==> flow/design.v <==
module PC(
    input [31:0]npc,
    input clk,
    input rst_n,
    input stall_PC,
    output [31:0]pc
);
reg rst_n_reg;
reg [31:0]pc_reg;
assign pc=pc_reg;
always@(posedge clk)
begin
    rst_n_reg<=rst_n;    
end
always@(posedge clk or negedge rst_n)
begin
    if(~rst_n)
    begin
        pc_reg <= 0;
    end
    else if(~rst_n_reg)
    begin
        pc_reg <=0;
    end
    else if(stall_PC)
    begin
        pc_reg<=pc_reg;
    end
    else
    begin
        pc_reg <= npc;
    end
end
endmodule
module NPC(
    input [31:0]pc,
    input [31:0]c,
    input npc_op,
    output [31:0]pc_4,
    output [31:0]npc
);
reg [31:0]pc_4_reg;
reg [31:0]npc_reg;
assign pc_4=pc_4_reg;
assign npc=npc_reg;
always@(*)
begin
    pc_4_reg=pc+4;
end
always@(*)
begin
    case (npc_op)
        1'b0:
        begin
            npc_reg=pc+4;
        end 
        1'b1:
        begin
            npc_reg=c;
        end
        default: npc_reg=pc+4;
    endcase
end
endmodule
module RF(
    input [31:0]wD,
    input rst_n,
    input [4:0]wR,
    input [4:0]rR1,
    input [4:0]rR2,
    input we,
    input clk,
    output [31:0]rD1,
    output [31:0]rD2,
    output wire [31:0]rdata_19
);
reg [31:0]dataReg[31:0];
assign rD1 = (rR1 == 5'b0)?32'b0:dataReg[rR1];
assign rD2 = (rR2 == 5'b0)?32'b0:dataReg[rR2];
assign rdata_19 = dataReg[19];
always @(posedge clk or negedge rst_n) 
begin
    if(!rst_n)
    begin
        dataReg[0]  <= 32'b0;
        dataReg[1]  <= 32'b0;
        dataReg[2]  <= 32'b0;
        dataReg[3]  <= 32'b0;
        dataReg[4]  <= 32'b0;
        dataReg[5]  <= 32'b0;
        dataReg[6]  <= 32'b0;
        dataReg[7]  <= 32'b0;
        dataReg[8]  <= 32'b0;
        dataReg[9]  <= 32'b0;
        dataReg[10] <= 32'b0;
        dataReg[11] <= 32'b0;
        dataReg[12] <= 32'b0;
        dataReg[13] <= 32'b0;
        dataReg[14] <= 32'b0;
        dataReg[15] <= 32'b0;
        dataReg[16] <= 32'b0;
        dataReg[17] <= 32'b0;
        dataReg[18] <= 32'b0;
        dataReg[19] <= 32'b0;
        dataReg[20] <= 32'b0;
        dataReg[21] <= 32'b0;
        dataReg[22] <= 32'b0;
        dataReg[23] <= 32'b0;
        dataReg[24] <= 32'b0;
        dataReg[25] <= 32'b0;
        dataReg[26] <= 32'b0;
        dataReg[27] <= 32'b0;
        dataReg[28] <= 32'b0;
        dataReg[29] <= 32'b0;
        dataReg[30] <= 32'b0;
        dataReg[31] <= 32'b0;
    end
    else if(we && wR<32)
    begin
        dataReg[wR]<=wD;    
    end    
end
endmodule
module SEXT(
    input [24:0]din,
    input [2:0]sext_op,
    output [31:0]ext
);
reg [31:0] ext_reg;
assign ext=ext_reg;
always@(*)
begin
    case (sext_op)
        3'b000: 
        begin
            ext_reg={{20{din[24]}},din[24:13]};
        end
        3'b001: 
        begin
            ext_reg={{20{din[24]}},din[24:18],din[4:0]};
        end
        3'b010: 
        begin
            ext_reg={din[24:5],{12{1'b0}}};
        end
        3'b011: 
        begin
            ext_reg={{12{din[24]}},din[12:5],din[13],din[23:14],1'b0};
        end
        3'b100:
        begin
            ext_reg={{20{din[24]}},din[0],din[23:18],din[4:1],1'b0};
        end
        default: 
            ext_reg={{7{1'b0}},din[24:0]};
    endcase
end
endmodule
module Control(
    input [31:0]inst,
    input breq,
    input brlt,
    output npc_op,
    output rf_we,
    output brun,
    output asel,
    output bsel,
    output [1:0]wbsel,
    output dram_we,
    output [3:0]alu_op,
    output [2:0]sext_op,
    output reg rR1_use,
    output reg rR2_use
);
wire [10:0] op;
reg npc_op_reg;
reg rf_we_reg;
reg asel_reg;
reg bsel_reg;
reg [1:0]wbsel_reg;
reg dram_we_reg;
reg [3:0]alu_op_reg;
reg [2:0]sext_op_reg;
assign npc_op=npc_op_reg;
assign rf_we=rf_we_reg;
assign asel=asel_reg;
assign bsel=bsel_reg;
assign wbsel=wbsel_reg;
assign dram_we=dram_we_reg;
assign alu_op=alu_op_reg;
assign sext_op=sext_op_reg;
assign op = {inst[30],inst[14:12],inst[6:0]};
always@(*)
begin
    case (op)
        11'b00001100111:
        begin
            npc_op_reg=1;
        end
        11'b10001100111:
        begin
            npc_op_reg=1;
        end
        11'b00001100011:
        begin
            if (breq==1) 
            begin
                npc_op_reg=1;    
            end
            else
            begin
                npc_op_reg=0;
            end
        end
        11'b10001100011:
        begin
            if (breq==1) 
            begin
                npc_op_reg=1;    
            end
            else
            begin
                npc_op_reg=0;
            end
        end
        11'b00011100011:
        begin
            if (breq==1) 
            begin
                npc_op_reg=0;    
            end
            else
            begin
                npc_op_reg=1;
            end
        end
        11'b10011100011:
        begin
            if (breq==1) 
            begin
                npc_op_reg=0;    
            end
            else
            begin
                npc_op_reg=1;
            end
        end
        11'b01001100011:
        begin
            if (brlt==1) 
            begin
                npc_op_reg=1;    
            end
            else
            begin
                npc_op_reg=0;
            end
        end
        11'b11001100011:
        begin
            if (brlt==1) 
            begin
                npc_op_reg=1;    
            end
            else
            begin
                npc_op_reg=0;
            end
        end
        11'b01011100011:
        begin
            if (brlt==1) 
            begin
                npc_op_reg=0;    
            end
            else
            begin
                npc_op_reg=1;
            end
        end
        11'b11011100011:
        begin
            if (brlt==1) 
            begin
                npc_op_reg=0;    
            end
            else
            begin
                npc_op_reg=1;
            end
        end
        default:
        begin
            case (op[6:0])
                7'b1101111: 
                begin
                    npc_op_reg=1;
                end
                default: npc_op_reg=0;
            endcase
        end
    endcase
end
always@(*)
begin
    sext_op_reg=0;
    case(op)
        11'b00000110011:
        begin
            alu_op_reg=0;
            rf_we_reg=1;
            asel_reg=1;
            bsel_reg=0;
            dram_we_reg=0;
            wbsel_reg=1;
            rR1_use=1;
            rR2_use=1;
        end
        11'b10000110011:
        begin
            alu_op_reg=1;
            rf_we_reg=1;
            asel_reg=1;
            bsel_reg=0;
            dram_we_reg=0;
            wbsel_reg=1;
            rR1_use=1;
            rR2_use=1;
        end
        11'b01110110011:
        begin
            alu_op_reg=2;
            rf_we_reg=1;
            asel_reg=1;
            bsel_reg=0;
            dram_we_reg=0;
            wbsel_reg=1;
            rR1_use=1;
            rR2_use=1;
        end
        11'b01100110011:
        begin
            alu_op_reg=3;
            rf_we_reg=1;
            asel_reg=1;
            bsel_reg=0;
            dram_we_reg=0;
            wbsel_reg=1;
            rR1_use=1;
            rR2_use=1;
        end
        11'b01000110011:
        begin
            alu_op_reg=4;
            rf_we_reg=1;
            asel_reg=1;
            bsel_reg=0;
            dram_we_reg=0;
            wbsel_reg=1;
            rR1_use=1;
            rR2_use=1;
        end
        11'b00010110011:
        begin
            alu_op_reg=5;
            rf_we_reg=1;
            asel_reg=1;
            bsel_reg=0;
            dram_we_reg=0;
            wbsel_reg=1;
            rR1_use=1;
            rR2_use=1;
        end
        11'b01010110011:
        begin
            alu_op_reg=6;
            rf_we_reg=1;
            asel_reg=1;
            bsel_reg=0;
            dram_we_reg=0;
            wbsel_reg=1;
            rR1_use=1;
            rR2_use=1;
        end
        11'b11010110011:
        begin
            alu_op_reg=7;
            rf_we_reg=1;
            asel_reg=1;
            bsel_reg=0;
            dram_we_reg=0;
            wbsel_reg=1;
            rR1_use=1;
            rR2_use=1;
        end
        11'b00000010011:
        begin
            alu_op_reg=0;
            sext_op_reg=0;
            rf_we_reg=1;
            asel_reg=1;
            bsel_reg=1;
            dram_we_reg=0;
            wbsel_reg=1;
            rR1_use=1;
            rR2_use=0;
        end
        11'b10000010011:
        begin
            alu_op_reg=0;
            sext_op_reg=0;
            rf_we_reg=1;
            asel_reg=1;
            bsel_reg=1;
            dram_we_reg=0;
            wbsel_reg=1;
            rR1_use=1;
            rR2_use=0;
        end
        11'b01110010011:
        begin
            alu_op_reg=2;
            sext_op_reg=0;
            rf_we_reg=1;
            asel_reg=1;
            bsel_reg=1;
            dram_we_reg=0;
            wbsel_reg=1;
            rR1_use=1;
            rR2_use=0;
        end
        11'b11110010011:
        begin
            alu_op_reg=2;
            sext_op_reg=0;
            rf_we_reg=1;
            asel_reg=1;
            bsel_reg=1;
            dram_we_reg=0;
            wbsel_reg=1;
            rR1_use=1;
            rR2_use=0;
        end
        11'b01100010011:
        begin
            alu_op_reg=3;
            sext_op_reg=0;
            rf_we_reg=1;
            asel_reg=1;
            bsel_reg=1;
            dram_we_reg=0;
            wbsel_reg=1;
            rR1_use=1;
            rR2_use=0;
        end
        11'b11100010011:
        begin
            alu_op_reg=3;
            sext_op_reg=0;
            rf_we_reg=1;
            asel_reg=1;
            bsel_reg=1;
            dram_we_reg=0;
            wbsel_reg=1;
            rR1_use=1;
            rR2_use=0;
        end
        11'b01000010011:
        begin
            alu_op_reg=4;
            sext_op_reg=0;
            rf_we_reg=1;
            asel_reg=1;
            bsel_reg=1;
            dram_we_reg=0;
            wbsel_reg=1;
            rR1_use=1;
            rR2_use=0;
        end
        11'b11000010011:
        begin
            alu_op_reg=4;
            sext_op_reg=0;
            rf_we_reg=1;
            asel_reg=1;
            bsel_reg=1;
            dram_we_reg=0;
            wbsel_reg=1;
            rR1_use=1;
            rR2_use=0;
        end
        11'b00010010011:
        begin
            alu_op_reg=5;
            sext_op_reg=0;
            rf_we_reg=1;
            asel_reg=1;
            bsel_reg=1;
            dram_we_reg=0;
            wbsel_reg=1;
            rR1_use=1;
            rR2_use=0;
        end
        11'b01010010011:
        begin
            alu_op_reg=6;
            sext_op_reg=0;
            rf_we_reg=1;
            asel_reg=1;
            bsel_reg=1;
            dram_we_reg=0;
            wbsel_reg=1;
            rR1_use=1;
            rR2_use=0;
        end
        11'b11010010011:
        begin
            alu_op_reg=7;
            sext_op_reg=0;
            rf_we_reg=1;
            asel_reg=1;
            bsel_reg=1;
            dram_we_reg=0;
            wbsel_reg=1;
            rR1_use=1;
            rR2_use=0;
        end
        11'b00100000011:
        begin
            alu_op_reg=0;
            sext_op_reg=0;
            rf_we_reg=1;
            asel_reg=1;
            bsel_reg=1;
            dram_we_reg=0;
            wbsel_reg=2;
            rR1_use=1;
            rR2_use=0;
        end
        11'b10100000011:
        begin
            alu_op_reg=0;
            sext_op_reg=0;
            rf_we_reg=1;
            asel_reg=1;
            bsel_reg=1;
            dram_we_reg=0;
            wbsel_reg=2;
            rR1_use=1;
            rR2_use=0;
        end
        11'b00001100111:
        begin
            alu_op_reg=0;
            sext_op_reg=0;
            rf_we_reg=1;
            asel_reg=1;
            bsel_reg=1;
            dram_we_reg=0;
            wbsel_reg=0;
            rR1_use=1;
            rR2_use=0;
        end
        11'b10001100111:
        begin
            alu_op_reg=0;
            sext_op_reg=0;
            rf_we_reg=1;
            asel_reg=1;
            bsel_reg=1;
            dram_we_reg=0;
            wbsel_reg=0;
            rR1_use=1;
            rR2_use=0;
        end
        11'b00100100011:
        begin
            alu_op_reg=0;
            sext_op_reg=1;
            rf_we_reg=0;
            asel_reg=1;
            bsel_reg=1;
            dram_we_reg=1;
            wbsel_reg=1;
            rR1_use=1;
            rR2_use=1;
        end
        11'b10100100011:
        begin
            alu_op_reg=0;
            sext_op_reg=1;
            rf_we_reg=0;
            asel_reg=1;
            bsel_reg=1;
            dram_we_reg=1;
            wbsel_reg=1;
            rR1_use=1;
            rR2_use=1;
        end
        11'b00001100011:
        begin
            alu_op_reg=0;
            sext_op_reg=4;
            rf_we_reg=0;
            asel_reg=0;
            bsel_reg=1;
            dram_we_reg=0;
            wbsel_reg=1;
            rR1_use=1;
            rR2_use=1;
        end
        11'b10001100011:
        begin
            alu_op_reg=0;
            sext_op_reg=4;
            rf_we_reg=0;
            asel_reg=0;
            bsel_reg=1;
            dram_we_reg=0;
            wbsel_reg=1;
            rR1_use=1;
            rR2_use=1;
        end
        11'b00011100011:
        begin
            alu_op_reg=0;
            sext_op_reg=4;
            rf_we_reg=0;
            asel_reg=0;
            bsel_reg=1;
            dram_we_reg=0;
            wbsel_reg=1;
            rR1_use=1;
            rR2_use=1;
        end
        11'b10011100011:
        begin
            alu_op_reg=0;
            sext_op_reg=4;
            rf_we_reg=0;
            asel_reg=0;
            bsel_reg=1;
            dram_we_reg=0;
            wbsel_reg=1;
            rR1_use=1;
            rR2_use=1;
        end
        11'b01001100011:
        begin
            alu_op_reg=0;
            sext_op_reg=4;
            rf_we_reg=0;
            asel_reg=0;
            bsel_reg=1;
            dram_we_reg=0;
            wbsel_reg=1;
            rR1_use=1;
            rR2_use=1;
        end
        11'b11001100011:
        begin
            alu_op_reg=0;
            sext_op_reg=4;
            rf_we_reg=0;
            asel_reg=0;
            bsel_reg=1;
            dram_we_reg=0;
            wbsel_reg=1;
            rR1_use=1;
            rR2_use=1;
        end
        11'b01011100011:
        begin
            alu_op_reg=0;
            sext_op_reg=4;
            rf_we_reg=0;
            asel_reg=0;
            bsel_reg=1;
            dram_we_reg=0;
            wbsel_reg=1;
            rR1_use=1;
            rR2_use=1;
        end
        11'b11011100011:
        begin
            alu_op_reg=0;
            sext_op_reg=4;
            rf_we_reg=0;
            asel_reg=0;
            bsel_reg=1;
            dram_we_reg=0;
            wbsel_reg=1;
            rR1_use=1;
            rR2_use=1;
        end
        default:
        begin
            case (op[6:0])
                7'b0110111: 
                begin
                    alu_op_reg=8;
                    sext_op_reg=2;
                    rf_we_reg=1;
                    asel_reg=0;
                    bsel_reg=1;
                    dram_we_reg=0;
                    wbsel_reg=1;
                    rR1_use=0;
                    rR2_use=0;
                end
                7'b1101111: 
                begin
                    alu_op_reg=0;
                    sext_op_reg=3;
                    rf_we_reg=1;
                    asel_reg=0;
                    bsel_reg=1;
                    dram_we_reg=0;
                    wbsel_reg=0;
                    rR1_use=0;
                    rR2_use=0;
                end
                default:
                begin
                    alu_op_reg=15;
                    sext_op_reg=0;
                    rf_we_reg=0;
                    asel_reg=1;
                    bsel_reg=0;
                    dram_we_reg=0;
                    wbsel_reg=1;
                    rR1_use=0;
                    rR2_use=0;
                end
            endcase
        end
    endcase
end
endmodule
module BC(
    input [31:0]a,
    input [31:0]b,
    input BrUn,
    output BrEq,
    output BrLt
);
reg BrEq_reg;
reg BrLt_reg;
assign BrEq = BrEq_reg;
assign BrLt = BrLt_reg;
always@(*)
begin
    if(a==b)
    begin
        BrEq_reg = 1;
        BrLt_reg = 0;
    end
    else if($signed(a)<$signed(b))
    begin
        BrLt_reg = 1;
        BrEq_reg = 0;
    end
    else
    begin
        BrEq_reg = 0;
        BrLt_reg = 0;
    end
end
endmodule
module ALU(
    input [31:0]a,
    input [31:0]b,
    input [3:0]op,
    output [31:0]c
);
reg [31:0]c_reg;
wire [4:0] shift;
assign c=c_reg;
assign shift = b[4:0];
always@(*)
begin
    case(op)
        4'b0000:
        begin
            c_reg=a+b;
        end
        4'b0001:
        begin
            c_reg=a-b;
        end
        4'b0010:
        begin
            c_reg=a&b;
        end
        4'b0011:
        begin
            c_reg=a|b;
        end
        4'b0100:
        begin
            c_reg=a^b;
        end
        4'b0101:
        begin
            case(shift)
                5'd00: c_reg = a;
                5'd01: c_reg = a << 01;
                5'd02: c_reg = a << 02;
                5'd03: c_reg = a << 03;
                5'd04: c_reg = a << 04;
                5'd05: c_reg = a << 05;
                5'd06: c_reg = a << 06;
                5'd07: c_reg = a << 07;
                5'd08: c_reg = a << 08;
                5'd09: c_reg = a << 09;
                5'd10: c_reg = a << 10;
                5'd11: c_reg = a << 11;
                5'd12: c_reg = a << 12;
                5'd13: c_reg = a << 13;
                5'd14: c_reg = a << 14;
                5'd15: c_reg = a << 15;
                5'd16: c_reg = a << 16;
                5'd17: c_reg = a << 17;
                5'd18: c_reg = a << 18;
                5'd19: c_reg = a << 19;
                5'd20: c_reg = a << 20;
                5'd21: c_reg = a << 21;
                5'd22: c_reg = a << 22;
                5'd23: c_reg = a << 23;
                5'd24: c_reg = a << 24;
                5'd25: c_reg = a << 25;
                5'd26: c_reg = a << 26;
                5'd27: c_reg = a << 27;
                5'd28: c_reg = a << 28;
                5'd29: c_reg = a << 29;
                5'd30: c_reg = a << 30;
                5'd31: c_reg = a << 31;
                default: c_reg = a;
            endcase
        end
        4'b0110:
        begin
            case(shift)
                5'd00: c_reg = a;
                5'd01: c_reg = a >> 01;
                5'd02: c_reg = a >> 02;
                5'd03: c_reg = a >> 03;
                5'd04: c_reg = a >> 04;
                5'd05: c_reg = a >> 05;
                5'd06: c_reg = a >> 06;
                5'd07: c_reg = a >> 07;
                5'd08: c_reg = a >> 08;
                5'd09: c_reg = a >> 09;
                5'd10: c_reg = a >> 10;
                5'd11: c_reg = a >> 11;
                5'd12: c_reg = a >> 12;
                5'd13: c_reg = a >> 13;
                5'd14: c_reg = a >> 14;
                5'd15: c_reg = a >> 15;
                5'd16: c_reg = a >> 16;
                5'd17: c_reg = a >> 17;
                5'd18: c_reg = a >> 18;
                5'd19: c_reg = a >> 19;
                5'd20: c_reg = a >> 20;
                5'd21: c_reg = a >> 21;
                5'd22: c_reg = a >> 22;
                5'd23: c_reg = a >> 23;
                5'd24: c_reg = a >> 24;
                5'd25: c_reg = a >> 25;
                5'd26: c_reg = a >> 26;
                5'd27: c_reg = a >> 27;
                5'd28: c_reg = a >> 28;
                5'd29: c_reg = a >> 29;
                5'd30: c_reg = a >> 30;
                5'd31: c_reg = a >> 31;
                default: c_reg = a;
            endcase
        end
        4'b0111:
        begin
            case(shift)
                5'd00: c_reg = a;
                5'd01: c_reg = $signed(a) >>> 01;
                5'd02: c_reg = $signed(a) >>> 02;
                5'd03: c_reg = $signed(a) >>> 03;
                5'd04: c_reg = $signed(a) >>> 04;
                5'd05: c_reg = $signed(a) >>> 05;
                5'd06: c_reg = $signed(a) >>> 06;
                5'd07: c_reg = $signed(a) >>> 07;
                5'd08: c_reg = $signed(a) >>> 08;
                5'd09: c_reg = $signed(a) >>> 09;
                5'd10: c_reg = $signed(a) >>> 10;
                5'd11: c_reg = $signed(a) >>> 11;
                5'd12: c_reg = $signed(a) >>> 12;
                5'd13: c_reg = $signed(a) >>> 13;
                5'd14: c_reg = $signed(a) >>> 14;
                5'd15: c_reg = $signed(a) >>> 15;
                5'd16: c_reg = $signed(a) >>> 16;
                5'd17: c_reg = $signed(a) >>> 17;
                5'd18: c_reg = $signed(a) >>> 18;
                5'd19: c_reg = $signed(a) >>> 19;
                5'd20: c_reg = $signed(a) >>> 20;
                5'd21: c_reg = $signed(a) >>> 21;
                5'd22: c_reg = $signed(a) >>> 22;
                5'd23: c_reg = $signed(a) >>> 23;
                5'd24: c_reg = $signed(a) >>> 24;
                5'd25: c_reg = $signed(a) >>> 25;
                5'd26: c_reg = $signed(a) >>> 26;
                5'd27: c_reg = $signed(a) >>> 27;
                5'd28: c_reg = $signed(a) >>> 28;
                5'd29: c_reg = $signed(a) >>> 29;
                5'd30: c_reg = $signed(a) >>> 30;
                5'd31: c_reg = $signed(a) >>> 31;
                default: c_reg = a;
            endcase
        end
        4'b1000:
        begin
            c_reg=b;
        end
        default:c_reg=a;
    endcase
end
endmodule
module hazard_ctrl(
    input   [4:0] wR_EX,
    input   [4:0] wR_MEM,
    input   [4:0] wR_WB,
    input   rf_we_EX,
    input   rf_we_MEM,
    input   rf_we_WB,
    input   [4:0] rR1_ID,
    input   [4:0] rR2_ID,
    input   rR1_use,
    input   rR2_use,
    input   [31:0] pc4_EX,
    input   [31:0] c_EX,
    input   [31:0] wD_MEM,
    input   [31:0] wD_WB,
    input   [1:0] WBsel_EX,
    input   npc_op_EX,
    output  reg [31:0] rD1_fw,
    output  reg [31:0] rD2_fw,
    output  rD1_fw_op,
    output  rD2_fw_op,
    output  reg stall_PC,
    output  reg stall_IF_ID,
    output  reg flush_IF_ID,
    output  reg flush_ID_EX
);
wire [31:0] wD_EX = (WBsel_EX==0)?pc4_EX:c_EX;
wire r1_wb_hazard_EX,r1_wb_hazard_MEM,r1_wb_hazard_WB;
wire r2_wb_hazard_EX,r2_wb_hazard_MEM,r2_wb_hazard_WB;
assign rD1_fw_op=((r1_wb_hazard_EX&(WBsel_EX!=1))|r1_wb_hazard_MEM|r1_wb_hazard_WB);
assign rD2_fw_op=((r2_wb_hazard_EX&(WBsel_EX!=1))|r2_wb_hazard_MEM|r2_wb_hazard_WB);
assign r1_wb_hazard_EX = ((wR_EX==rR1_ID)&rf_we_EX&rR1_use&(wR_EX!=5'b0));
assign r1_wb_hazard_MEM= ((wR_MEM==rR1_ID)&rf_we_MEM&rR1_use&(wR_MEM!=5'b0));
assign r1_wb_hazard_WB = ((wR_WB==rR1_ID)&rf_we_WB&rR1_use&(wR_WB!=5'b0));
assign r2_wb_hazard_EX = ((wR_EX==rR2_ID)&rf_we_EX&rR2_use&(wR_EX!=5'b0));
assign r2_wb_hazard_MEM= ((wR_MEM==rR2_ID)&rf_we_MEM&rR2_use&(wR_MEM!=5'b0));
assign r2_wb_hazard_WB = ((wR_WB==rR2_ID)&rf_we_WB&rR2_use&(wR_WB!=5'b0));
always@(*)
begin
    if(r1_wb_hazard_EX) rD1_fw=wD_EX;
    else if(r1_wb_hazard_MEM) rD1_fw=wD_MEM;
    else if(r1_wb_hazard_WB) rD1_fw=wD_WB;
    else    rD1_fw=0;
end
always@(*)
begin
    if(r2_wb_hazard_EX) rD2_fw=wD_EX;
    else if(r2_wb_hazard_MEM) rD2_fw=wD_MEM;
    else if(r2_wb_hazard_WB) rD2_fw=wD_WB;
    else    rD2_fw=0;
end
wire load_hazard = ((r1_wb_hazard_EX | r2_wb_hazard_EX)&(WBsel_EX==1));
always@(*)
begin
    if(load_hazard) stall_PC=1;
    else    stall_PC=0;
end
always@(*)
begin
    if(load_hazard) stall_IF_ID=1;
    else    stall_IF_ID=0;
end
wire ctrl_hazard = npc_op_EX;
always@(*)
begin
    if(ctrl_hazard) flush_IF_ID=1;
    else    flush_IF_ID=0;
end
always@(*)
begin
    if(ctrl_hazard) flush_ID_EX=1;
    else if(load_hazard)    flush_ID_EX=1;
    else    flush_ID_EX=0;
end
endmodule
module Reg_IF_ID(
    input   clk,
    input   rst_n,
    input   [31:0]inst_IF,
    input   [31:0]pc_IF,
    input   [31:0]pc4_IF,
    input   stall_IF_ID,
    input   flush_IF_ID,
    output  reg [31:0]inst_ID,
    output  reg [31:0]pc_ID,
    output  reg [31:0]pc4_ID
);
always@(posedge clk or negedge rst_n)
begin
    if(~rst_n)
    begin
        inst_ID<=0;
    end
    else if(flush_IF_ID)
    begin
        inst_ID<=0;
    end
    else if(stall_IF_ID)
    begin
        inst_ID<=inst_ID;
    end
    else
    begin
        inst_ID<=inst_IF;
    end
end
always@(posedge clk or negedge rst_n)
begin
    if(~rst_n)
    begin
        pc_ID<=0;
    end
    else if(flush_IF_ID)
    begin
        pc_ID<=0;
    end
    else if(stall_IF_ID)
    begin
        pc_ID<=pc_ID;
    end
    else
    begin
        pc_ID<=pc_IF;
    end
end
always@(posedge clk or negedge rst_n)
begin
    if(~rst_n)
    begin
        pc4_ID<=0;
    end
    else if(flush_IF_ID)
    begin
        pc4_ID<=0;
    end
    else if(stall_IF_ID)
    begin
        pc4_ID<=pc4_ID;
    end
    else
    begin
        pc4_ID<=pc4_IF;
    end
end
endmodule
module Reg_ID_EX(
    input   clk,
    input   rst_n,
    input   [31:0]pc_ID,
    input   [31:0]pc4_ID,
    input   [31:0]rD1_ID,
    input   [31:0]rD2_ID,
    input   [31:0]ext_ID,
    input   [4:0]wR_ID,
    input   Bsel_ID,
    input   Asel_ID,
    input   [3:0]Alu_op_ID,
    input   RF_we_ID,
    input   Dram_we_ID,
    input   [1:0]WBsel_ID,
    input   npc_op_ID,
    input   flush_ID_EX,
    input   [31:0]rD1_fw,
    input   [31:0]rD2_fw,
    input   rD1_fw_op,
    input   rD2_fw_op,
    output  reg [31:0]pc_EX,
    output  reg [31:0]pc4_EX,
    output  reg [31:0]rD1_EX,
    output  reg [31:0]rD2_EX,
    output  reg [31:0]ext_EX,
    output  reg [4:0]wR_EX,
    output  reg Bsel_EX,
    output  reg Asel_EX,
    output  reg [3:0]Alu_op_EX,
    output  reg RF_we_EX,
    output  reg Dram_we_EX,
    output  reg [1:0]WBsel_EX,
    output  reg npc_op_EX
);
always@(posedge clk or negedge rst_n)
begin
    if(~rst_n)
    begin
        npc_op_EX<=0;
    end
    else
    begin
        npc_op_EX<=npc_op_ID;
    end
end
always@(posedge clk or negedge rst_n)
begin
    if(~rst_n)
    begin
        WBsel_EX<=0;
    end
    else if(flush_ID_EX)
    begin
        WBsel_EX<=0;
    end
    else
    begin
        WBsel_EX<=WBsel_ID;
    end
end
always@(posedge clk or negedge rst_n)
begin
    if(~rst_n)
    begin
        Dram_we_EX<=0;
    end
    else if(flush_ID_EX)
    begin
        Dram_we_EX<=0;
    end
    else
    begin
        Dram_we_EX<=Dram_we_ID;
    end
end
always@(posedge clk or negedge rst_n)
begin
    if(~rst_n)
    begin
        RF_we_EX<=0;
    end
    else if(flush_ID_EX)
    begin
        RF_we_EX<=0;
    end
    else
    begin
        RF_we_EX<=RF_we_ID;
    end
end
always@(posedge clk or negedge rst_n)
begin
    if(~rst_n)
    begin
        Alu_op_EX<=0;
    end
    else if(flush_ID_EX)
    begin
        Alu_op_EX<=0;
    end
    else
    begin
        Alu_op_EX<=Alu_op_ID;
    end
end
always@(posedge clk or negedge rst_n)
begin
    if(~rst_n)
    begin
        Asel_EX<=0;
    end
    else
    begin
        Asel_EX<=Asel_ID;
    end
end
always@(posedge clk or negedge rst_n)
begin
    if(~rst_n)
    begin
        Bsel_EX<=0;
    end
    else
    begin
        Bsel_EX<=Bsel_ID;
    end
end
always@(posedge clk or negedge rst_n)
begin
    if(~rst_n)
    begin
        wR_EX<=0;
    end
    else
    begin
        wR_EX<=wR_ID;
    end
end
always@(posedge clk or negedge rst_n)
begin
    if(~rst_n)
    begin
        pc_EX<=0;
    end
    else
    begin
        pc_EX<=pc_ID;
    end
end
always@(posedge clk or negedge rst_n)
begin
    if(~rst_n)
    begin
        pc4_EX<=0;
    end
    else
    begin
        pc4_EX<=pc4_ID;
    end
end
always@(posedge clk or negedge rst_n)
begin
    if(~rst_n)
    begin
        rD1_EX<=0;
    end
    else if(rD1_fw_op)
    begin
        rD1_EX<=rD1_fw;
    end
    else
    begin
        rD1_EX<=rD1_ID;
    end
end
always@(posedge clk or negedge rst_n)
begin
    if(~rst_n)
    begin
        rD2_EX<=0;
    end
    else if(rD2_fw_op)
    begin
        rD2_EX<=rD2_fw;
    end
    else
    begin
        rD2_EX<=rD2_ID;
    end
end
always@(posedge clk or negedge rst_n)
begin
    if(~rst_n)
    begin
        ext_EX<=0;
    end
    else
    begin
        ext_EX<=ext_ID;
    end
end
endmodule
module Reg_EX_MEM(
    input   clk,
    input   rst_n,
    input   [31:0]pc4_EX,
    input   [31:0]c_EX,
    input   [31:0]rD2_EX,
    input   [4:0]wR_EX,
    input   RF_we_EX,
    input   Dram_we_EX,
    input   [1:0]WBsel_EX,
    output  reg [31:0] pc4_MEM,
    output  reg [31:0] c_MEM,
    output  reg [31:0] rD2_MEM,
    output  reg [4:0] wR_MEM,
    output  reg RF_we_MEM,
    output  reg Dram_we_MEM,
    output  reg [1:0] WBsel_MEM
);
always@(posedge clk or negedge rst_n)
begin
    if(~rst_n)
    begin
        rD2_MEM<=0;
    end
    else
    begin
        rD2_MEM<=rD2_EX;
    end
end
always@(posedge clk or negedge rst_n)
begin
    if(~rst_n)
    begin
        pc4_MEM<=0;
    end
    else
    begin
        pc4_MEM<=pc4_EX;
    end
end
always@(posedge clk or negedge rst_n)
begin
    if(~rst_n)
    begin
        c_MEM<=0;
    end
    else
    begin
        c_MEM<=c_EX;
    end
end
always@(posedge clk or negedge rst_n)
begin
    if(~rst_n)
    begin
        wR_MEM<=0;
    end
    else
    begin
        wR_MEM<=wR_EX;
    end
end
always@(posedge clk or negedge rst_n)
begin
    if(~rst_n)
    begin
        RF_we_MEM<=0;
    end
    else
    begin
        RF_we_MEM<=RF_we_EX;
    end
end
always@(posedge clk or negedge rst_n)
begin
    if(~rst_n)
    begin
        Dram_we_MEM<=0;
    end
    else
    begin
        Dram_we_MEM<=Dram_we_EX;
    end
end
always@(posedge clk or negedge rst_n)
begin
    if(~rst_n)
    begin
        WBsel_MEM<=0;
    end
    else
    begin
        WBsel_MEM<=WBsel_EX;
    end
end
endmodule
module Reg_MEM_WB(
    input   clk,
    input   rst_n,
    input   [31:0]RF_wd_MEM,
    input   [4:0]wR_MEM,
    input   RF_we_MEM,
    output  reg [31:0] RF_wd_WB,
    output  reg [4:0] wR_WB,
    output  reg RF_we_WB
);
always@(posedge clk or negedge rst_n)
begin
    if(~rst_n)
    begin
        RF_wd_WB<=0;
    end
    else
    begin
        RF_wd_WB<=RF_wd_MEM;
    end
end
always@(posedge clk or negedge rst_n)
begin
    if(~rst_n)
    begin
        wR_WB<=0;
    end
    else
    begin
        wR_WB<=wR_MEM;
    end
end
always@(posedge clk or negedge rst_n)
begin
    if(~rst_n)
    begin
        RF_we_WB<=0;
    end
    else
    begin
        RF_we_WB<=RF_we_MEM;
    end
end
endmodule
module cpu_top(
    input wire clk,
    input wire rst_n,
    input wire [31:0] rData,
    input wire [31:0] inst,
    output wire [31:0] pc,
    output wire [31:0] display,
    output wire [31:0] addr,
    output wire [31:0] wData,
    output wire wen,
    output wire [31:0] rdata_19
);
wire [31:0] rdata_19_out;
assign rdata_19 = rdata_19_out;
assign display = inst;
wire [31:0] npc;
wire npc_op;
wire [31:0] pc_4;
wire [2:0] sext_op;
wire [31:0] ext;
wire rf_we;
wire [31:0] regData_1;
wire [31:0] regData_2;
wire [31:0] regData_wb;
wire brun;
wire breq;
wire brlt;
wire bsel;
wire asel;
wire [31:0] alu_a;
wire [31:0] alu_b;
wire [31:0] alu_c;
wire [3:0] alu_op;
wire dram_we;
wire [31:0] dram_rd;
wire [1:0] wbsel;
assign alu_a = (Asel_EX_con==1)?rD1_EX_con:pc_EX_con;
assign alu_b = (Bsel_EX_con==1)?ext_EX_con:rD2_EX_con;
assign regData_wb = (WBsel_MEM_con==0)?pc4_MEM_con:((WBsel_MEM_con==1)?c_MEM_con:dram_rd);
assign addr=c_MEM_con;
assign wData=rD2_MEM_con;
assign wen = Dram_we_MEM_con;
assign dram_rd=rData;
wire [31:0]inst_ID_con;
wire [31:0]pc_ID_con,pc_EX_con;
wire [31:0]pc4_ID_con,pc4_EX_con,pc4_MEM_con;
wire [31:0]rD1_EX_con,rD2_EX_con,rD2_MEM_con;
wire [31:0]ext_EX_con;
wire [4:0]wR_EX_con,wR_MEM_con,wR_WB_con;
wire Asel_EX_con,Bsel_EX_con;
wire [3:0]Alu_op_EX_con;
wire RF_we_EX_con,RF_we_MEM_con,RF_we_WB_con;
wire Dram_we_EX_con,Dram_we_MEM_con;
wire [1:0]WBsel_EX_con,WBsel_MEM_con;
wire [31:0]c_MEM_con;
wire [31:0]RF_wd_WB_con;
wire [31:0]rD1_fw_con,rD2_fw_con;
wire stall_PC_con,stall_IF_ID_con;
wire flush_IF_ID_con,flush_ID_EX_con;
wire rD1_fw_op_con,rD2_fw_op_con;
wire rR1_use_con,rR2_use_con;
wire npc_op_EX_con;
hazard_ctrl U_hazard_ctrl(
    .wR_EX(wR_EX_con),
    .wR_MEM(wR_MEM_con),
    .wR_WB(wR_WB_con),
    .rf_we_EX(RF_we_EX_con),
    .rf_we_MEM(RF_we_MEM_con),
    .rf_we_WB(RF_we_WB_con),
    .rR1_ID(inst_ID_con[19:15]),
    .rR2_ID(inst_ID_con[24:20]),
    .pc4_EX(pc4_EX_con),
    .c_EX(alu_c),
    .wD_MEM(regData_wb),
    .wD_WB(RF_wd_WB_con),
    .WBsel_EX(WBsel_EX_con),
    .npc_op_EX(npc_op_EX_con),
    .rR1_use(rR1_use_con),
    .rR2_use(rR2_use_con),
    .rD1_fw(rD1_fw_con),
    .rD2_fw(rD2_fw_con),
    .rD1_fw_op(rD1_fw_op_con),
    .rD2_fw_op(rD2_fw_op_con),
    .stall_PC(stall_PC_con),
    .stall_IF_ID(stall_IF_ID_con),
    .flush_IF_ID(flush_IF_ID_con),
    .flush_ID_EX(flush_ID_EX_con)
);
NPC npcImpl(
    .pc(pc),
    .c(alu_c),
    .npc_op(npc_op_EX_con),
    .pc_4(pc_4),
    .npc(npc)
);
PC pcImpl(
    .pc(pc),
    .clk(clk),
    .rst_n(rst_n),
    .stall_PC(stall_PC_con),
    .npc(npc)
);
Reg_IF_ID U_Reg_IF_ID(
    .clk(clk),
    .rst_n(rst_n),
    .inst_IF(inst),
    .pc_IF(pc),
    .pc4_IF(pc_4),
    .stall_IF_ID(stall_IF_ID_con),
    .flush_IF_ID(flush_IF_ID_con),
    .inst_ID(inst_ID_con),
    .pc_ID(pc_ID_con),
    .pc4_ID(pc4_ID_con)
);
RF rfImpl(
    .wD(RF_wd_WB_con),
    .wR(wR_WB_con),
    .rR1(inst_ID_con[19:15]),
    .rR2(inst_ID_con[24:20]),
    .we(RF_we_WB_con),
    .clk(clk),
    .rst_n(rst_n),
    .rD1(regData_1),
    .rD2(regData_2),
    .rdata_19(rdata_19_out)
);
SEXT sextImpl(
    .din(inst_ID_con[31:7]),
    .sext_op(sext_op),
    .ext(ext)
);
Reg_ID_EX U_Reg_ID_EX(
    .clk(clk),
    .rst_n(rst_n),
    .pc_ID(pc_ID_con),
    .pc4_ID(pc4_ID_con),
    .rD1_ID(regData_1),
    .rD2_ID(regData_2),
    .ext_ID(ext),
    .wR_ID(inst_ID_con[11:7]),
    .Bsel_ID(bsel),
    .Asel_ID(asel),
    .Alu_op_ID(alu_op),
    .RF_we_ID(rf_we),
    .Dram_we_ID(dram_we),
    .WBsel_ID(wbsel),
    .npc_op_ID(npc_op),
    .flush_ID_EX(flush_ID_EX_con),
    .rD1_fw(rD1_fw_con),
    .rD2_fw(rD2_fw_con),
    .rD1_fw_op(rD1_fw_op_con),
    .rD2_fw_op(rD2_fw_op_con),
    .npc_op_EX(npc_op_EX_con),
    .pc_EX(pc_EX_con),
    .pc4_EX(pc4_EX_con),
    .rD1_EX(rD1_EX_con),
    .rD2_EX(rD2_EX_con),
    .ext_EX(ext_EX_con),
    .wR_EX(wR_EX_con),
    .Bsel_EX(Bsel_EX_con),
    .Asel_EX(Asel_EX_con),
    .Alu_op_EX(Alu_op_EX_con),
    .RF_we_EX(RF_we_EX_con),
    .Dram_we_EX(Dram_we_EX_con),
    .WBsel_EX(WBsel_EX_con)
);
BC bcImpl(
    .a(regData_1),
    .b(regData_2),
    .BrUn(brun),
    .BrEq(breq),
    .BrLt(brlt)
);
ALU aluImpl(
    .a(alu_a),
    .b(alu_b),
    .op(Alu_op_EX_con),
    .c(alu_c)
);
Reg_EX_MEM U_Reg_EX_MEM(
    .clk(clk),
    .rst_n(rst_n),
    .pc4_EX(pc4_EX_con),
    .c_EX(alu_c),
    .rD2_EX(rD2_EX_con),
    .wR_EX(wR_EX_con),
    .RF_we_EX(RF_we_EX_con),
    .Dram_we_EX(Dram_we_EX_con),
    .WBsel_EX(WBsel_EX_con),
    .pc4_MEM(pc4_MEM_con),
    .c_MEM(c_MEM_con),
    .rD2_MEM(rD2_MEM_con),
    .wR_MEM(wR_MEM_con),
    .RF_we_MEM(RF_we_MEM_con),
    .Dram_we_MEM(Dram_we_MEM_con),
    .WBsel_MEM(WBsel_MEM_con)
);
Reg_MEM_WB U_Reg_MEM_WB(
    .clk(clk),
    .rst_n(rst_n),
    .RF_wd_MEM(regData_wb),
    .wR_MEM(wR_MEM_con),
    .RF_we_MEM(RF_we_MEM_con),
    .RF_wd_WB(RF_wd_WB_con),
    .wR_WB(wR_WB_con),
    .RF_we_WB(RF_we_WB_con)
);
Control controlImpl(
    .inst(inst_ID_con),
    .breq(breq),
    .brlt(brlt),
    .npc_op(npc_op),
    .rf_we(rf_we),
    .brun(brun),
    .asel(asel),
    .bsel(bsel),
    .wbsel(wbsel),
    .dram_we(dram_we),
    .alu_op(alu_op),
    .sext_op(sext_op),
    .rR1_use(rR1_use_con),
    .rR2_use(rR2_use_con)
);
endmodule
Ticket comment

Tool chain data of cpu_top
Tool output for the design above before and after an edit, in the order of the flow.
Lines under "orig" count in the file above, lines under "edited" in the edited file.
"delta" is "edited" less "orig", of the values as shown; "change_rel_pct" is that difference over "orig", in percent.
Operators: Yosys type, input widths -> output width; for muxes data width and select width s.
Library cell names are shortened.
{ "inputs": {"design": "cpu_top", "clk_port": "clk", "lib": "sky130hd", "corner": "tt_025C_1v80"} }

Edit of the RTL
Unified diff, file above to edited file.
This change comes from a script, not from a designer. The edited design behaves differently; no optimisation was intended.
begin of diff
@@ -1473,30 +1473,12 @@
 wire rR1_use_con,rR2_use_con;
 wire npc_op_EX_con;
-hazard_ctrl U_hazard_ctrl(
-    .wR_EX(wR_EX_con),
-    .wR_MEM(wR_MEM_con),
-    .wR_WB(wR_WB_con),
-    .rf_we_EX(RF_we_EX_con),
-    .rf_we_MEM(RF_we_MEM_con),
-    .rf_we_WB(RF_we_WB_con),
-    .rR1_ID(inst_ID_con[19:15]),
-    .rR2_ID(inst_ID_con[24:20]),
-    .pc4_EX(pc4_EX_con),
-    .c_EX(alu_c),
-    .wD_MEM(regData_wb),
-    .wD_WB(RF_wd_WB_con),
-    .WBsel_EX(WBsel_EX_con),
-    .npc_op_EX(npc_op_EX_con),
-    .rR1_use(rR1_use_con),
-    .rR2_use(rR2_use_con),
-    .rD1_fw(rD1_fw_con),
-    .rD2_fw(rD2_fw_con),
-    .rD1_fw_op(rD1_fw_op_con),
-    .rD2_fw_op(rD2_fw_op_con),
-    .stall_PC(stall_PC_con),
-    .stall_IF_ID(stall_IF_ID_con),
-    .flush_IF_ID(flush_IF_ID_con),
-    .flush_ID_EX(flush_ID_EX_con)
-);
+assign rD1_fw_con = pc4_EX_con;
+assign rD2_fw_con = pc4_EX_con;
+assign rD1_fw_op_con = RF_we_EX_con;
+assign rD2_fw_op_con = RF_we_EX_con;
+assign stall_PC_con = RF_we_EX_con;
+assign stall_IF_ID_con = RF_we_EX_con;
+assign flush_IF_ID_con = RF_we_EX_con;
+assign flush_ID_EX_con = RF_we_EX_con;
 NPC npcImpl(
     .pc(pc),
end of diff

After elaboration
Yosys after proc, flatten, opt, wreduce and memory -nomap, before mapping. Print and check cells are not counted. Equal cells are merged and count once.
{ "word_totals": {"columns": ["element", "orig", "edited", "delta", "change_rel_pct"], "rows": [
  ["reg_bits", 1440, 1440, 0, 0.00],
  ["inputBits", 66, 66, 0, 0.00],
  ["out_inout_bits", 161, 161, 0, 0.00],
  ["word_cells", 404, 348, -56, -13.86]
]} }
{ "op_classes": {"columns": ["element", "orig", "edited", "delta", "change_rel_pct"], "rows": [
  ["add_sub_neg", 3, 3, 0, 0.00],
  ["cmp", 2, 2, 0, 0.00],
  ["n_eq", 183, 174, -9, -4.92],
  ["mux", 61, 46, -15, -24.59],
  ["n_logic", 30, 4, -26, -86.67],
  ["reduce_and_logical", 66, 60, -6, -9.09]
]} }
{ "ops": {"columns": ["op", "orig", "edited", "delta", "change_rel_pct"], "rows": [
  ["$and 1x1->1", 21, 0, -21, -100.00],
  ["$mux 32", 23, 13, -10, -43.48],
  ["$eq 5x5->1", 6, 0, -6, -100.00],
  ["$mux 1", 19, 14, -5, -26.32],
  ["$or 1x1->1", 5, 0, -5, -100.00],
  ["$reduce_bool 5->1", 3, 0, -3, -100.00],
  ["$eq 2x1->1 const B", 2, 1, -1, -50.00],
  ["$logic_not 2->1", 2, 1, -1, -50.00],
  ["$ne 2x2->1 const B", 2, 1, -1, -50.00],
  ["$ne 2x1->1 const B", 1, 0, -1, -100.00],
  ["$reduce_or 18->1", 1, 0, -1, -100.00],
  ["$reduce_or 33->1", 1, 0, -1, -100.00]
]} }
Unchanged operator kinds not shown: 58.

Depth
Longest topological path by Yosys (ltp), each cell counted once; first at word level (registers and memories cut), then after technology mapping (sequential cells cut; the memories' decode and read muxes count).
{ "depth": {"columns": ["element", "orig", "edited", "delta", "change_rel_pct"], "rows": [
  ["word_depth", 10, 8, -2, -20.00],
  ["abc_area", "0", "0", null, null],
  ["depth_mapped", 27, 27, 0, 0.00],
  ["depth_no_buf", 20, 20, 0, 0.00]
]} }

After synthesis
Yosys stat after the flow's synthesis: flattened, memories mapped to cells. It holds for the ABC_AREA given above (unset counts as 0); a run with the other value may have another netlist.
{ "types": {"columns": ["cell_type", "orig", "edited", "delta", "change_rel_pct"], "rows": [
  ["a22oi_1", 664, 369, -295, -44.43],
  ["nand2_1", 586, 355, -231, -39.42],
  ["a21oi_1", 393, 228, -165, -41.98],
  ["a221oi_1", 194, 305, 111, 57.22],
  ["a22o_1", 170, 260, 90, 52.94],
  ["nor2_1", 345, 279, -66, -19.13],
  ["nor2b_1", 24, 81, 57, 237.50],
  ["nor3_1", 156, 109, -47, -30.13],
  ["o31ai_1", 24, 62, 38, 158.33],
  ["o21ai_0", 259, 292, 33, 12.74],
  ["inv_1", 84, 113, 29, 34.52],
  ["clkbuf_1", 569, 542, -27, -4.75],
  ["nand4_1", 151, 178, 27, 17.88],
  ["o211ai_1", 27, 49, 22, 81.48],
  ["a221o_1", 25, 6, -19, -76.00],
  ["a31oi_1", 53, 35, -18, -33.96],
  ["buf_2", 85, 71, -14, -16.47],
  ["xor2_1", 32, 18, -14, -43.75]
]} }
Unchanged cell types not shown: 17.
Not every row of either side is listed.
{ "synth_totals": {"columns": ["element", "orig", "edited", "delta", "change_rel_pct"], "rows": [
  ["cells", 7772, 7206, -566, -7.28],
  ["area_um2", 80161.9, 77446.8, -2715.1, -3.39],
  ["sequential_area_um2", 36055.8, 36055.8, 0.0, 0.00],
  ["flip_flops", 1441, 1441, 0, 0.00],
  ["buffers", 798, 756, -42, -5.26]
]} }
By module: a second synthesis without flattening, with its own total; a netlist apart from the flattened one above.
{ "hier_totals": {"columns": ["element", "orig", "edited", "delta", "change_rel_pct"], "rows": [
  ["hier_cells", 8552, 8211, -341, -3.99],
  ["area_unflattened_um2", 86641.8, 84284.6, -2357.2, -2.72]
]} }
Rows give one instance, submodules left out.
{ "modules_orig": {"columns": ["mod", "n_inst", "cells", "area_um2", "seq_area_um2"], "rows": [
  ["RF", 1, 4705, 51953.6, 24823.8],
  ["ALU", 1, 2006, 12562.0, 0.0],
  ["Reg_ID_EX", 1, 256, 5542.8, 4404.2],
  ["Reg_IF_ID", 1, 310, 3910.0, 2402.3],
  ["Reg_EX_MEM", 1, 105, 2627.5, 2627.5],
  ["hazard_ctrl", 1, 337, 2376.0, 0.0],
  ["cpu_top", 1, 211, 2025.7, 0.0],
  ["PC", 1, 104, 1423.9, 820.8],
  ["NPC", 1, 178, 1188.6, 0.0],
  ["Reg_MEM_WB", 1, 38, 950.9, 950.9],
  ["BC", 1, 117, 840.8, 0.0],
  ["SEXT", 1, 119, 774.5, 0.0],
  ["Control", 1, 66, 465.4, 0.0]
]} }
{ "modules_edited": {"columns": ["mod", "n_inst", "cells", "area_um2", "seq_area_um2"], "rows": [
  ["RF", 1, 4705, 51953.6, 24823.8],
  ["ALU", 1, 2006, 12562.0, 0.0],
  ["Reg_ID_EX", 1, 256, 5542.8, 4404.2],
  ["Reg_IF_ID", 1, 310, 3910.0, 2402.3],
  ["Reg_EX_MEM", 1, 105, 2627.5, 2627.5],
  ["cpu_top", 1, 211, 2025.7, 0.0],
  ["PC", 1, 104, 1423.9, 820.8],
  ["NPC", 1, 174, 1207.4, 0.0],
  ["Reg_MEM_WB", 1, 38, 950.9, 950.9],
  ["BC", 1, 117, 840.8, 0.0],
  ["SEXT", 1, 119, 774.5, 0.0],
  ["Control", 1, 66, 465.4, 0.0]
]} }

Timing after synthesis
Source: OpenSTA report_checks on the synthesized netlist (no wires, ideal clock, input and output delay 20% of the period each), path of least setup slack; recovery checks are left aside. Register names are those of the netlist, which keeps one name where synthesis merged equal registers.
{ "synth_path": {"columns": ["element", "orig", "edited", "delta", "change_rel_pct"], "rows": [
  ["path_type", "flip-flop to flip-flop", "flip-flop to flip-flop", null, null],
  ["startpoint", "register U_Reg_ID_EX.Bsel_EX", "register U_Reg_ID_EX.Bsel_EX", null, null],
  ["endpoint", "register U_Reg_ID_EX.rD2_EX[16]", "register pcImpl.pc_reg[31]", null, null],
  ["tclk_ps", 8500, 8500, 0, 0.00],
  ["setup_ps", 129, 126, -3, null],
  ["launch_ps", 0, 0, 0, null],
  ["arrival_time_ps", 5014, 5134, 120, 2.39],
  ["t_required_ps", 8371, 8374, 3, 0.04],
  ["setup_slack_ps", 3356, 3240, -116, null],
  ["delay_ps", 5143, 5260, 117, 2.27],
  ["path_stages", 23, 27, 4, 17.39],
  ["path_buffers", 7, 7, 0, 0.00],
  ["period_less_setup_slack_ps", 5144, 5260, 116, 2.26]
]} }
"delay_ps" = arrival - input delay + setup time.
"path_stages" counts driving pins, that of a launching flip-flop among them; a cell with two outputs on the path counts twice.
"period_less_setup_slack_ps" is the clock period less the worst setup slack; recovery checks do not enter. This is arithmetic on one report: input and output delays are still those of the set period (20% each).
The rows between start and end are the longest chain of elaborated cells between them; the timing report does not say that the signal goes this way. Where chains are equally long, one stands for them.
Each line given opens the expression or statement behind the cell; cells for indexed reads and writes are added by Yosys, which also makes memories of some case tables.
At most two assigning lines are given for a register; there are more.
{ "synth_between_orig": {"path_cell_list": "dfrtp_1 buf_6 buf_6 mux2i_4 inv_2 buf_6 buf_2 buf_2 buf_2 buf_2 ha_1 mux2_2 ha_1 a21o_1 a22o_1 a2111oi_1 a21oi_1 or3_1 a31oi_1 a21oi_1 o21ai_1 nor2_1 o41a_1", "elab_chain_cells": 7, "cone_cells": 45, "classes_between": "add/sub: 2; eq/ne: 31; mux: 8; logic: 3; reduce/logical: 1"} }
{ "synth_rtl_orig": {"columns": ["element", "line", "text"], "rows": [
  ["start: declaration", 1097, "output  reg Bsel_EX,"],
  ["start: assignment", 1191, "Bsel_EX<=0;"],
  ["start: assignment", 1195, "Bsel_EX<=Bsel_ID;"],
  ["$mux 32", 1450, "assign alu_b = (Bsel_EX_con==1)?ext_EX_con:rD2_EX_con;"],
  ["$eq 5x5->1", 881, "case(shift)"],
  ["$pmux 32 s32", 881, null],
  ["$pmux 32 s9", 782, "case(op)"],
  ["$mux 32", 951, "wire [31:0] wD_EX = (WBsel_EX==0)?pc4_EX:c_EX;"],
  ["$mux 32", 971, "if(r2_wb_hazard_EX) rD2_fw=wD_EX;"],
  ["$mux 32", 1252, "else if(rD2_fw_op)"],
  ["end: assignment", 1254, "rD2_EX<=rD2_fw;"],
  ["end: assignment", 1258, "rD2_EX<=rD2_ID;"],
  ["end: declaration", 1094, "output  reg [31:0]rD2_EX,"]
]} }
{ "synth_between_edited": {"path_cell_list": "dfrtp_1 buf_6 buf_8 buf_8 buf_8 buf_2 mux2i_1 ha_1 clkbuf_1 inv_1 nor2_1 and3_1 clkbuf_1 nand3_1 nor3_1 and3_1 a21oi_1 xnor2_1 ha_1 and3_1 nand2_1 nor3_1 o2111ai_1 o211a_1 o21ai_0 mux2i_1 o311a_1", "elab_chain_cells": 7, "cone_cells": 45, "classes_between": "add/sub: 2; eq/ne: 31; mux: 8; logic: 3; reduce/logical: 1"} }
{ "synth_rtl_edited": {"columns": ["element", "line", "text"], "rows": [
  ["start: declaration", 1097, "output  reg Bsel_EX,"],
  ["start: assignment", 1191, "Bsel_EX<=0;"],
  ["start: assignment", 1195, "Bsel_EX<=Bsel_ID;"],
  ["$mux 32", 1450, "assign alu_b = (Bsel_EX_con==1)?ext_EX_con:rD2_EX_con;"],
  ["$eq 5x5->1", 881, "case(shift)"],
  ["$pmux 32 s32", 881, null],
  ["$pmux 32 s9", 782, "case(op)"],
  ["$pmux 32 s2", 52, "case (npc_op)"],
  ["$mux 32", 25, "else if(stall_PC)"],
  ["$mux 32", 21, "else if(~rst_n_reg)"],
  ["end: assignment", 27, "pc_reg<=pc_reg;"],
  ["end: assignment", 31, "pc_reg <= npc;"],
  ["end: declaration", 9, "reg [31:0]pc_reg;"]
]} }

Timing after layout
From the final timing report of the runs of pair 1: the path of least setup slack in the routed layout; clock arrival at registers is part of the times.
The path's times are printed in steps of 10 ps; the period is the one set.
{ "layout_path": {"columns": ["element", "orig", "edited", "delta", "change_rel_pct"], "rows": [
  ["path_type", "flip-flop to flip-flop", "flip-flop to flip-flop", null, null],
  ["startpoint", "register U_Reg_IF_ID.inst_ID[16]", "register U_Reg_IF_ID.inst_ID[18]", null, null],
  ["endpoint", "register U_Reg_ID_EX.npc_op_EX", "register U_Reg_ID_EX.npc_op_EX", null, null],
  ["tclk_ps", 7410, 7410, 0, 0.00],
  ["setup_ps", 130, 90, -40, null],
  ["launch_ps", 830, 840, 10, 1.20],
  ["arrival_time_ps", 7470, 7700, 230, 3.08],
  ["t_required_ps", 8120, 8150, 30, 0.37],
  ["setup_slack_ps", 650, 450, -200, null],
  ["path_stages", 17, 17, 0, 0.00],
  ["path_buffers", 1, 2, 1, 100.00]
]} }
The rows between start and end are the longest chain of elaborated cells between them; the timing report does not say that the signal goes this way. Where chains are equally long, one stands for them.
At most two assigning lines are given for a register; there are more.
{ "layout_between_orig": {"path_cell_list": "dfrtp_1 nand3_1 nor2_4 buf_4 a22o_1 a221oi_1 nand4_1 nor3_1 nor2_1 ha_1 nand4_1 nor3_1 nand3_1 a211oi_2 nor3_1 mux2i_1 nand3_1", "elab_chain_cells": 8, "cone_cells": 44, "classes_between": "compare: 1; eq/ne: 32; mux: 10; reduce/logical: 1"} }
{ "layout_rtl_orig": {"columns": ["element", "line", "text"], "rows": [
  ["start: declaration", 1008, "output  reg [31:0]inst_ID,"],
  ["start: assignment", 1024, "inst_ID<=inst_ID;"],
  ["start: assignment", 1028, "inst_ID<=inst_IF;"],
  ["$eq 5x5->1", 78, "assign rD1 = (rR1 == 5'b0)?32'b0:dataReg[rR1];"],
  ["$pmux 32 s31", 78, null],
  ["$mux 32", 78, null],
  ["$lt 32x32->1", 758, "else if($signed(a)<$signed(b))"],
  ["$mux 1", 758, null],
  ["$mux 1", 753, "if(a==b)"],
  ["$mux 1", 283, "if (brlt==1)"],
  ["$pmux 1 s5", 195, "case (op)"],
  ["end: assignment", 1109, "npc_op_EX<=0;"],
  ["end: assignment", 1113, "npc_op_EX<=npc_op_ID;"],
  ["end: declaration", 1103, "output  reg npc_op_EX"]
]} }
{ "layout_between_edited": {"path_cell_list": "dfrtp_1 nand2_1 nor2_4 buf_4 a21oi_1 nand4_1 nor3_1 a21oi_1 ha_1 nand4_1 or3_1 nor3_2 o41ai_1 buf_4 a31oi_1 mux2_2 o211ai_1", "elab_chain_cells": 8, "cone_cells": 44, "classes_between": "compare: 1; eq/ne: 32; mux: 10; reduce/logical: 1"} }
{ "layout_rtl_edited": {"columns": ["element", "line", "text"], "rows": [
  ["start: declaration", 1008, "output  reg [31:0]inst_ID,"],
  ["start: assignment", 1024, "inst_ID<=inst_ID;"],
  ["start: assignment", 1028, "inst_ID<=inst_IF;"],
  ["$eq 5x5->1", 78, "assign rD1 = (rR1 == 5'b0)?32'b0:dataReg[rR1];"],
  ["$pmux 32 s31", 78, null],
  ["$mux 32", 78, null],
  ["$lt 32x32->1", 758, "else if($signed(a)<$signed(b))"],
  ["$mux 1", 758, null],
  ["$mux 1", 753, "if(a==b)"],
  ["$mux 1", 283, "if (brlt==1)"],
  ["$pmux 1 s5", 195, "case (op)"],
  ["end: assignment", 1109, "npc_op_EX<=0;"],
  ["end: assignment", 1113, "npc_op_EX<=npc_op_ID;"],
  ["end: declaration", 1103, "output  reg npc_op_EX"]
]} }

Measured runs
Both versions went through the flow (Yosys, OpenROAD) with the same settings in each pair. Constraints: input delay and output delay 20% of the set period each, output load 0.01 pF.
{ "settings_pair_1": {"CORE_UTILIZATION": 30, "PLACE_DENSITY": 0.38, "period_ns": 7.41, "CAP_MARGIN": 20, "CORE_MARGIN": 2, "SLEW_MARGIN": 20} }
{ "results_pair_1": {"columns": ["element", "orig", "edited", "delta", "change_rel_pct"], "rows": [
  ["synthArea_um2", 80161.9, 77446.8, -2715.1, -3.39],
  ["design.die.area_um2", 271358.0, 262236.0, -9122.0, -3.36],
  ["finalUtil_frac", 0.357, 0.359, 0.002, null],
  ["timing.setup.ws_ps", 654, 452, -202, null],
  ["setupTns_ps", 0, 0, 0, null],
  ["hold_ws_ps", 343, 330, -13, null],
  ["power_total_mw", 19.439, 19.624, 0.185, 0.95],
  ["timing.achieved_period_ps", 6756, 6958, 202, 2.99]
]} }
{ "settings_pair_2": {"ABC_AREA": 0, "CAP_MARGIN": 35, "CELL_PAD_IN_SITES_DETAIL_PLACEMENT": 2, "CORE_UTILIZATION": 31, "HOLD_SLACK_MARGIN": 0.09, "MAX_ROUTING_LAYER": "met5", "PLACE_DENSITY_LB_ADDON": 0.23, "SETUP_SLACK_MARGIN": -0.96, "period_ns": 12.7, "CORE_MARGIN": 2, "SLEW_MARGIN": 20} }
{ "results_pair_2": {"columns": ["element", "orig", "edited", "delta", "change_rel_pct"], "rows": [
  ["synthArea_um2", 80161.9, 77446.8, -2715.1, -3.39],
  ["design.die.area_um2", 262672.0, 253845.0, -8827.0, -3.36],
  ["finalUtil_frac", 0.365, 0.367, 0.002, null],
  ["timing.setup.ws_ps", 5640, 5657, 17, null],
  ["setupTns_ps", 0, 0, 0, null],
  ["hold_ws_ps", 357, 288, -69, null],
  ["power_total_mw", 11.131, 11.205, 0.074, 0.66],
  ["timing.achieved_period_ps", 7060, 7043, -17, -0.24]
]} }
By "timing.achieved_period_ps" is meant the clock period of the run minus its worst setup slack. This is arithmetic on one report: input and output delays are still those of the set period (20% each).
By "power_total_mw" is meant OpenSTA's value without simulated activity: inputs other than the clock are taken to toggle once in ten clock periods, and the tool carries that through the logic.
